==> flow/design.v <==
module ALU(
    clk,
    rst_n,
    valid,
    ready,
    mode,
    in_A,
    in_B,
    out
);
    input         clk, rst_n;
    input         valid;
    input  [1:0]  mode;  
    output        ready;
    input  [31:0] in_A, in_B;
    output [63:0] out;
    parameter IDLE = 3'd0;
    parameter MUL  = 3'd1;
    parameter DIV  = 3'd2;
    parameter AND = 3'd3;
    parameter OR = 3'd4;
    parameter OUT  = 3'd5;
    reg  [ 2:0] state, state_nxt;
    reg  [ 4:0] counter, counter_nxt;
    reg  [63:0] shreg, shreg_nxt;
    reg  [31:0] alu_in, alu_in_nxt;
    reg  [32:0] alu_out;
    reg         ready;
    assign out = shreg;
    always @(*) begin
        if(state==OUT) ready = 1;
        else ready = 0;
    end
    always @(*) begin
        case(state)
            IDLE: begin
                if(!valid)                state_nxt = IDLE;
                else if(valid && mode==0) state_nxt = MUL;
                else if(valid && mode==1) state_nxt = DIV;
                else if(valid && mode==2) state_nxt = AND;
                else                      state_nxt = OR;
            end
            MUL : state_nxt = (counter==31) ? OUT : MUL;
            DIV : state_nxt = (counter==31) ? OUT : DIV;
            AND : state_nxt = OUT;
            OR  : state_nxt = OUT;
            OUT : state_nxt = IDLE;
            default : state_nxt = IDLE;
        endcase
    end
    always @(*) begin
        if(state==MUL && counter<31) begin
            counter_nxt = counter + 1;
        end
        else if(state==DIV && counter<31) begin
            counter_nxt = counter + 1;
        end
        else begin
            counter_nxt = 0;
        end
    end
    always @(*) begin
        case(state)
            IDLE: begin
                if (valid) begin
                    alu_in_nxt = in_B;
                end
                else begin
                    alu_in_nxt = 0;
                end
            end
            OUT : begin
                alu_in_nxt = 0;
            end
            default: begin
                alu_in_nxt = alu_in;
            end
        endcase
    end
    always @(*) begin
        case(state)
            IDLE: alu_out = 0;
            MUL : begin
                if(shreg[0]==1)
                    alu_out = alu_in + shreg[63:32];
                else
                    alu_out = shreg[63:32];
            end
            DIV : begin
                if(shreg[62:31]>=alu_in) begin
                    alu_out = shreg[62:31] - alu_in;
                end
                else begin 
                    alu_out = shreg[62:31];
                end
            end
            AND : alu_out = shreg[31:0] & alu_in;
            OR  : alu_out = shreg[31:0] | alu_in;
            OUT : alu_out = 0;
            default : alu_out = 0;
        endcase
    end
    always @(*) begin
        case(state)
            IDLE: begin
                if (valid) begin
                    shreg_nxt[31:0] = in_A;
                    shreg_nxt[63:32] = 32'b0;
                end
                else begin
                    shreg_nxt[31:0] = 0;
                    shreg_nxt[63:32] = 32'b0;
                end
            end
            MUL : begin
                shreg_nxt = {alu_out, shreg[31:1]};
            end
            DIV : begin
                shreg_nxt = {alu_out[31:0], shreg[30:0], (shreg[62:31]>=alu_in)};
            end
            AND : shreg_nxt = {31'b0, alu_out};
            OR  : shreg_nxt = {31'b0, alu_out};
            OUT :  
            shreg_nxt = shreg;
            default :  
            shreg_nxt = shreg;
        endcase
    end
    always @(posedge clk or negedge rst_n) begin
        if (!rst_n) begin
            state <= IDLE;
            counter <= 0;
            shreg <= 0;
            alu_in <= 0;
        end
        else begin
            state <= state_nxt;
            counter <= counter_nxt;
            shreg <= shreg_nxt;
            alu_in <= alu_in_nxt;
        end
    end
endmodule
Step by step through the tools: ALU --
Tool output for the design above, in the order of the flow. Line numbers count from 1 in the design file above. Operators: Yosys type, input widths -> output width; for muxes data width and select width s. Cell names lack the library's common part. A cell with - has no value.
Set-up: design top ALU, clock port clk, cell library sky130hd, timing corner tt_025C_1v80

After elaboration --
Source: Yosys, flattened and elaborated, memories not mapped. Widths are those after wreduce. Registers that Yosys merges into a memory's read port (data or address) are not register bits. Print and check cells do not count. Equal cells are merged and count once.
Word-level totals: flip-flop bits (word level) 104, bits of input ports 69, output and inout port bits 65, cells after elaboration 46
Cells by class: add/subtract/negate cells 3, order comparisons 2, eq/ne operators 8, mux-type cells 17, bitwise operators 2, reductions and logical operators 10
Operator list (count):
- $pmux 64 s4 | 1
- $pmux 33 s3 | 1
- $mux 33 | 2
- $pmux 32 s2 | 1
- $mux 32 | 2
- $add 32x32->33 | 1
- $sub 32x32->33 | 1
- $ge 32x32->1 | 1
- $and 32x32->32 | 1
- $or 32x32->32 | 1
- $mux 3 | 6
- $pmux 3 s4 | 1
- $mux 5 | 2
- $eq 3x2->1 const B | 2
- $eq 3x3->1 const B | 2
- $logic_and 1x1->1 | 5
- $add 5x1->5 const B | 1
- $lt 5x5->1 const B | 1
- $eq 5x5->1 const B | 1
- $reduce_bool 4->1 | 1
- $eq 3x1->1 const B | 1
- $logic_not 3->1 | 1
- $eq 2x1->1 const B | 1
- $eq 2x2->1 const B | 1
- $logic_not 2->1 | 1
- $reduce_bool 2->1 | 1
- $reduce_or 2->1 | 1
- $mux 1 | 1

Longest topological paths --
Longest topological path by Yosys (ltp), each cell counted once; first at word level (registers and memories cut), then after technology mapping (sequential cells cut; the memories' decode and read muxes count).
Logic depth: word-level depth 7, ABC_AREA 0, depth in mapped cells 15, depth with buffers taken out 13

Mapped cells and area --
Yosys stat after the flow's synthesis: flattened, memories mapped to cells. It holds for the ABC_AREA given above (unset counts as 0); a run with the other value may have another netlist.
Cell types:
- dfrtp_1 | count 106, total area 2.65E+03 µm²
- ha_1 | count 66, total area 825.792 µm²
- o21ai_0 | count 124, total area 620.595 µm²
- a21oi_1 | count 105, total area 525.504 µm²
- nand2_1 | count 122, total area 457.939 µm²
- nand3_1 | count 73, total area 365.35 µm²
- nor2_1 | count 95, total area 356.592 µm²
- a22o_1 | count 34, total area 297.786 µm²
- a21o_1 | count 35, total area 262.752 µm²
- xnor2_1 | count 30, total area 262.752 µm²
- a222oi_1 | count 25, total area 250.24 µm²
- clkbuf_1 | count 63, total area 236.477 µm²
- inv_1 | count 60, total area 225.216 µm²
- a221o_1 | count 18, total area 180.173 µm²
- xor2_1 | count 19, total area 166.41 µm²
- mux2i_1 | count 15, total area 150.144 µm²
- a31oi_1 | count 22, total area 137.632 µm²
- a211oi_1 | count 18, total area 135.13 µm²
Not listed: further types 67, cells in them 237.
Mapped netlist: cell count 1267, cell area after synthesis 9950.8 µm², area of sequential cells 2678.8 µm², flip-flop cells 107, buffer cells 75

Timing after synthesis --
Source: OpenSTA report_checks on the synthesized netlist (no wires, ideal clock, input and output delay 20% of the period each), path of least setup slack; recovery checks are left aside. Register names are those of the netlist, which keeps one name where synthesis merged equal registers.
Timing post-synthesis: path kind register -> register, from reg shreg[50], to reg shreg[42], clock period 8000 ps, library setup time 124 ps, launch time at the first pin 0 ps, arrival time 3015 ps, required time 7876 ps, path slack 4861 ps, path delay 3139 ps, stages 14, buffers on the path 2, synthesis period reached 3139 ps
"path delay" is the arrival time less input delay plus setup time. "stages": output pins that drive a net of the path, with the launching flip-flop's if there is one; two outputs of one cell count as two. "synthesis period reached" is the clock period less the worst setup slack; recovery checks do not enter. This is arithmetic on one report: input and output delays are still those of the set period (20% each). Between the ends stands the longest chain of elaborated cells between them, by number of cells; it is not shown to be the way that was timed. Of several equally long chains one is given. A line is the first line of the expression or statement that the cell stems from. Yosys adds cells for indexed reads and writes and turns some case tables into memories.
Between the ends, post-synthesis: cell sequence dfrtp_1 ha_1 buf_2 and3_2 nand2_2 or4_4 o21ai_4 a31o_2 o21a_4 buf_6 mux2_1 a211o_1 o211ai_1 nand2_1, length of the longest elaborated chain 4, elaborated cells on any way between the ends 4, those cells by class compare (1); mux (3)
RTL lines, path post-synthesis:
- start: declaration | line 25 | reg  [63:0] shreg, shreg_nxt;
- start: assignment | line 133 | shreg <= 0;
- start: assignment | line 139 | shreg <= shreg_nxt;
- $ge 32x32->1 | line 90 | if(shreg[62:31]>=alu_in) begin
- $mux 33 | line 90
- $pmux 33 s3 | line 81 | case(state)
- $pmux 64 s4 | line 104 | case(state)
- end: assignment | line 133
- end: assignment | line 139
- end: declaration | line 25

Worst path after layout --
Path of least setup slack in the final report of record 2 (OpenROAD, finished layout, wires in). Where an end is a register, its clock arrival counts in the times. The report prints the path's times to 10 ps; the period is as set.
Timing post-layout: path kind register -> register, from reg shreg[32], to reg shreg[63], clock period 2360 ps, library setup time 110 ps, launch time at the first pin 410 ps, arrival time 3590 ps, required time 2660 ps, path slack -930 ps, stages 18, buffers on the path 4
Between the ends stands the longest chain of elaborated cells between them, by number of cells; it is not shown to be the way that was timed. Of several equally long chains one is given.
Between the ends, post-layout: cell sequence dfrtp_2 buf_6 ha_4 inv_2 fa_2 nor2b_2 o31ai_2 buf_4 a211oi_2 buf_4 a31oi_1 a31oi_1 buf_4 o31a_1 a311o_1 nand4_1 o31ai_2 a211o_1, length of the longest elaborated chain 4, elaborated cells on any way between the ends 7, those cells by class add/sub (2); compare (1); mux (4)
RTL lines, path post-layout:
- start: declaration | line 25 | reg  [63:0] shreg, shreg_nxt;
- start: assignment | line 133 | shreg <= 0;
- start: assignment | line 139 | shreg <= shreg_nxt;
- $add 32x32->33 | line 85 | alu_out = alu_in + shreg[63:32];
- $mux 33 | line 84 | if(shreg[0]==1)
- $pmux 33 s3 | line 81 | case(state)
- $pmux 64 s4 | line 104 | case(state)
- end: assignment | line 133
- end: assignment | line 139
- end: declaration | line 25

Ticket comment

Top module ALU; platform sky130hd; tools Yosys and OpenROAD; 6 stored runs in no particular order. Input and output delays are each 20% of the period that was set; the output load is 0.01 pF.
"period achieved" is the run's clock period less its worst setup slack. It is reckoned from that one timing run; input and output delays stay at 20% of the period that was set.
"critical setup path time" is the time allowed to the run's worst setup path (the clock period less input and output delay, where it has them) less its slack. Clock arrival times count: a late capture clock shortens it, a late launch clock lengthens it.
By "total power of the final layout" is meant OpenSTA's value without simulated activity: inputs other than the clock are taken to toggle once in ten clock periods, and the tool carries that through the logic.
"critical setup path time" is given in steps of 10 ps.

* Record 1 | settings: CORE_UTILIZATION 67; GPL_ROUTABILITY_DRIVEN 0; GPL_TIMING_DRIVEN 0; PLACE_DENSITY 0.7; SETUP_SLACK_MARGIN 0.42; SLEW_MARGIN 15; period_ns 3.0; CAP_MARGIN 20; CORE_MARGIN 2 | unfinished; error GRT-0116 in routing
* Record 2 | settings: CAP_MARGIN 20; CELL_PAD_IN_SITES_DETAIL_PLACEMENT 2; CELL_PAD_IN_SITES_GLOBAL_PLACEMENT 3; CORE_MARGIN 10; CORE_UTILIZATION 18; CTS_CLUSTER_SIZE 62; MIN_ROUTING_LAYER met2; PLACE_DENSITY_LB_ADDON 0.01; SETUP_SLACK_MARGIN 0.61; period_ns 2.36; SLEW_MARGIN 20 | results: netlist area reported by Yosys 9950.8 µm²; period achieved 3289 ps; full die area 65086.2 µm²; critical setup path time 3290 ps; worst path kind register -> register; final design utilization 32.6 %; worst setup slack after layout -929 ps; total negative slack -47702 ps; total power of the final layout 33.623 mW; standard-cell area after layout 17894.7 µm²
* Record 3 | settings: ABC_AREA 1; CAP_MARGIN 10; CELL_PAD_IN_SITES_DETAIL_PLACEMENT 0; CELL_PAD_IN_SITES_GLOBAL_PLACEMENT 1; CORE_MARGIN 10; CORE_UTILIZATION 52; CTS_CLUSTER_SIZE 62; GPL_TIMING_DRIVEN 0; HOLD_SLACK_MARGIN -0.04; MAX_ROUTING_LAYER met5; MIN_ROUTING_LAYER met2; PLACE_DENSITY_LB_ADDON 0.21; SLEW_MARGIN 25; period_ns 5.47 | unfinished; error GRT-0116 in routing
* Record 4 | settings: CORE_UTILIZATION 66; period_ns 4.05; CAP_MARGIN 20; CORE_MARGIN 2; SLEW_MARGIN 20 | results: final design utilization 81.5 %; total negative slack 0 ps; critical setup path time 3990 ps; worst path kind register -> register; worst setup slack after layout 61 ps; netlist area reported by Yosys 9950.8 µm²; period achieved 3989 ps; full die area 16075.7 µm²; standard-cell area after layout 11930.2 µm²; total power of the final layout 11.602 mW
* Record 5 | settings: CAP_MARGIN 0; CELL_PAD_IN_SITES_DETAIL_PLACEMENT 1; CELL_PAD_IN_SITES_GLOBAL_PLACEMENT 1; CORE_UTILIZATION 20; CTS_CLUSTER_DIAMETER 303; GPL_TIMING_DRIVEN 1; PLACE_DENSITY 0.81; SETUP_SLACK_MARGIN -0.43; SLEW_MARGIN 25; TNS_END_PERCENT 85; period_ns 4.58; CORE_MARGIN 2 | results: final design utilization 25.1 %; total negative slack 0 ps; critical setup path time 3950 ps; worst path kind register -> register; full die area 51554.0 µm²; netlist area reported by Yosys 9950.8 µm²; worst setup slack after layout 631 ps; standard-cell area after layout 12301.8 µm²; total power of the final layout 9.909 mW; period achieved 3949 ps
* Record 6 | settings: CORE_UTILIZATION 40; period_ns 4.05; CAP_MARGIN 20; CORE_MARGIN 2; SLEW_MARGIN 20 | results: critical setup path time 3650 ps; worst path kind register -> register; total power of the final layout 11.278 mW; standard-cell area after layout 12079.1 µm²; total negative slack 0 ps; full die area 26155.0 µm²; period achieved 3650 ps; worst setup slack after layout 400 ps; final design utilization 49.5 %; netlist area reported by Yosys 9950.8 µm²
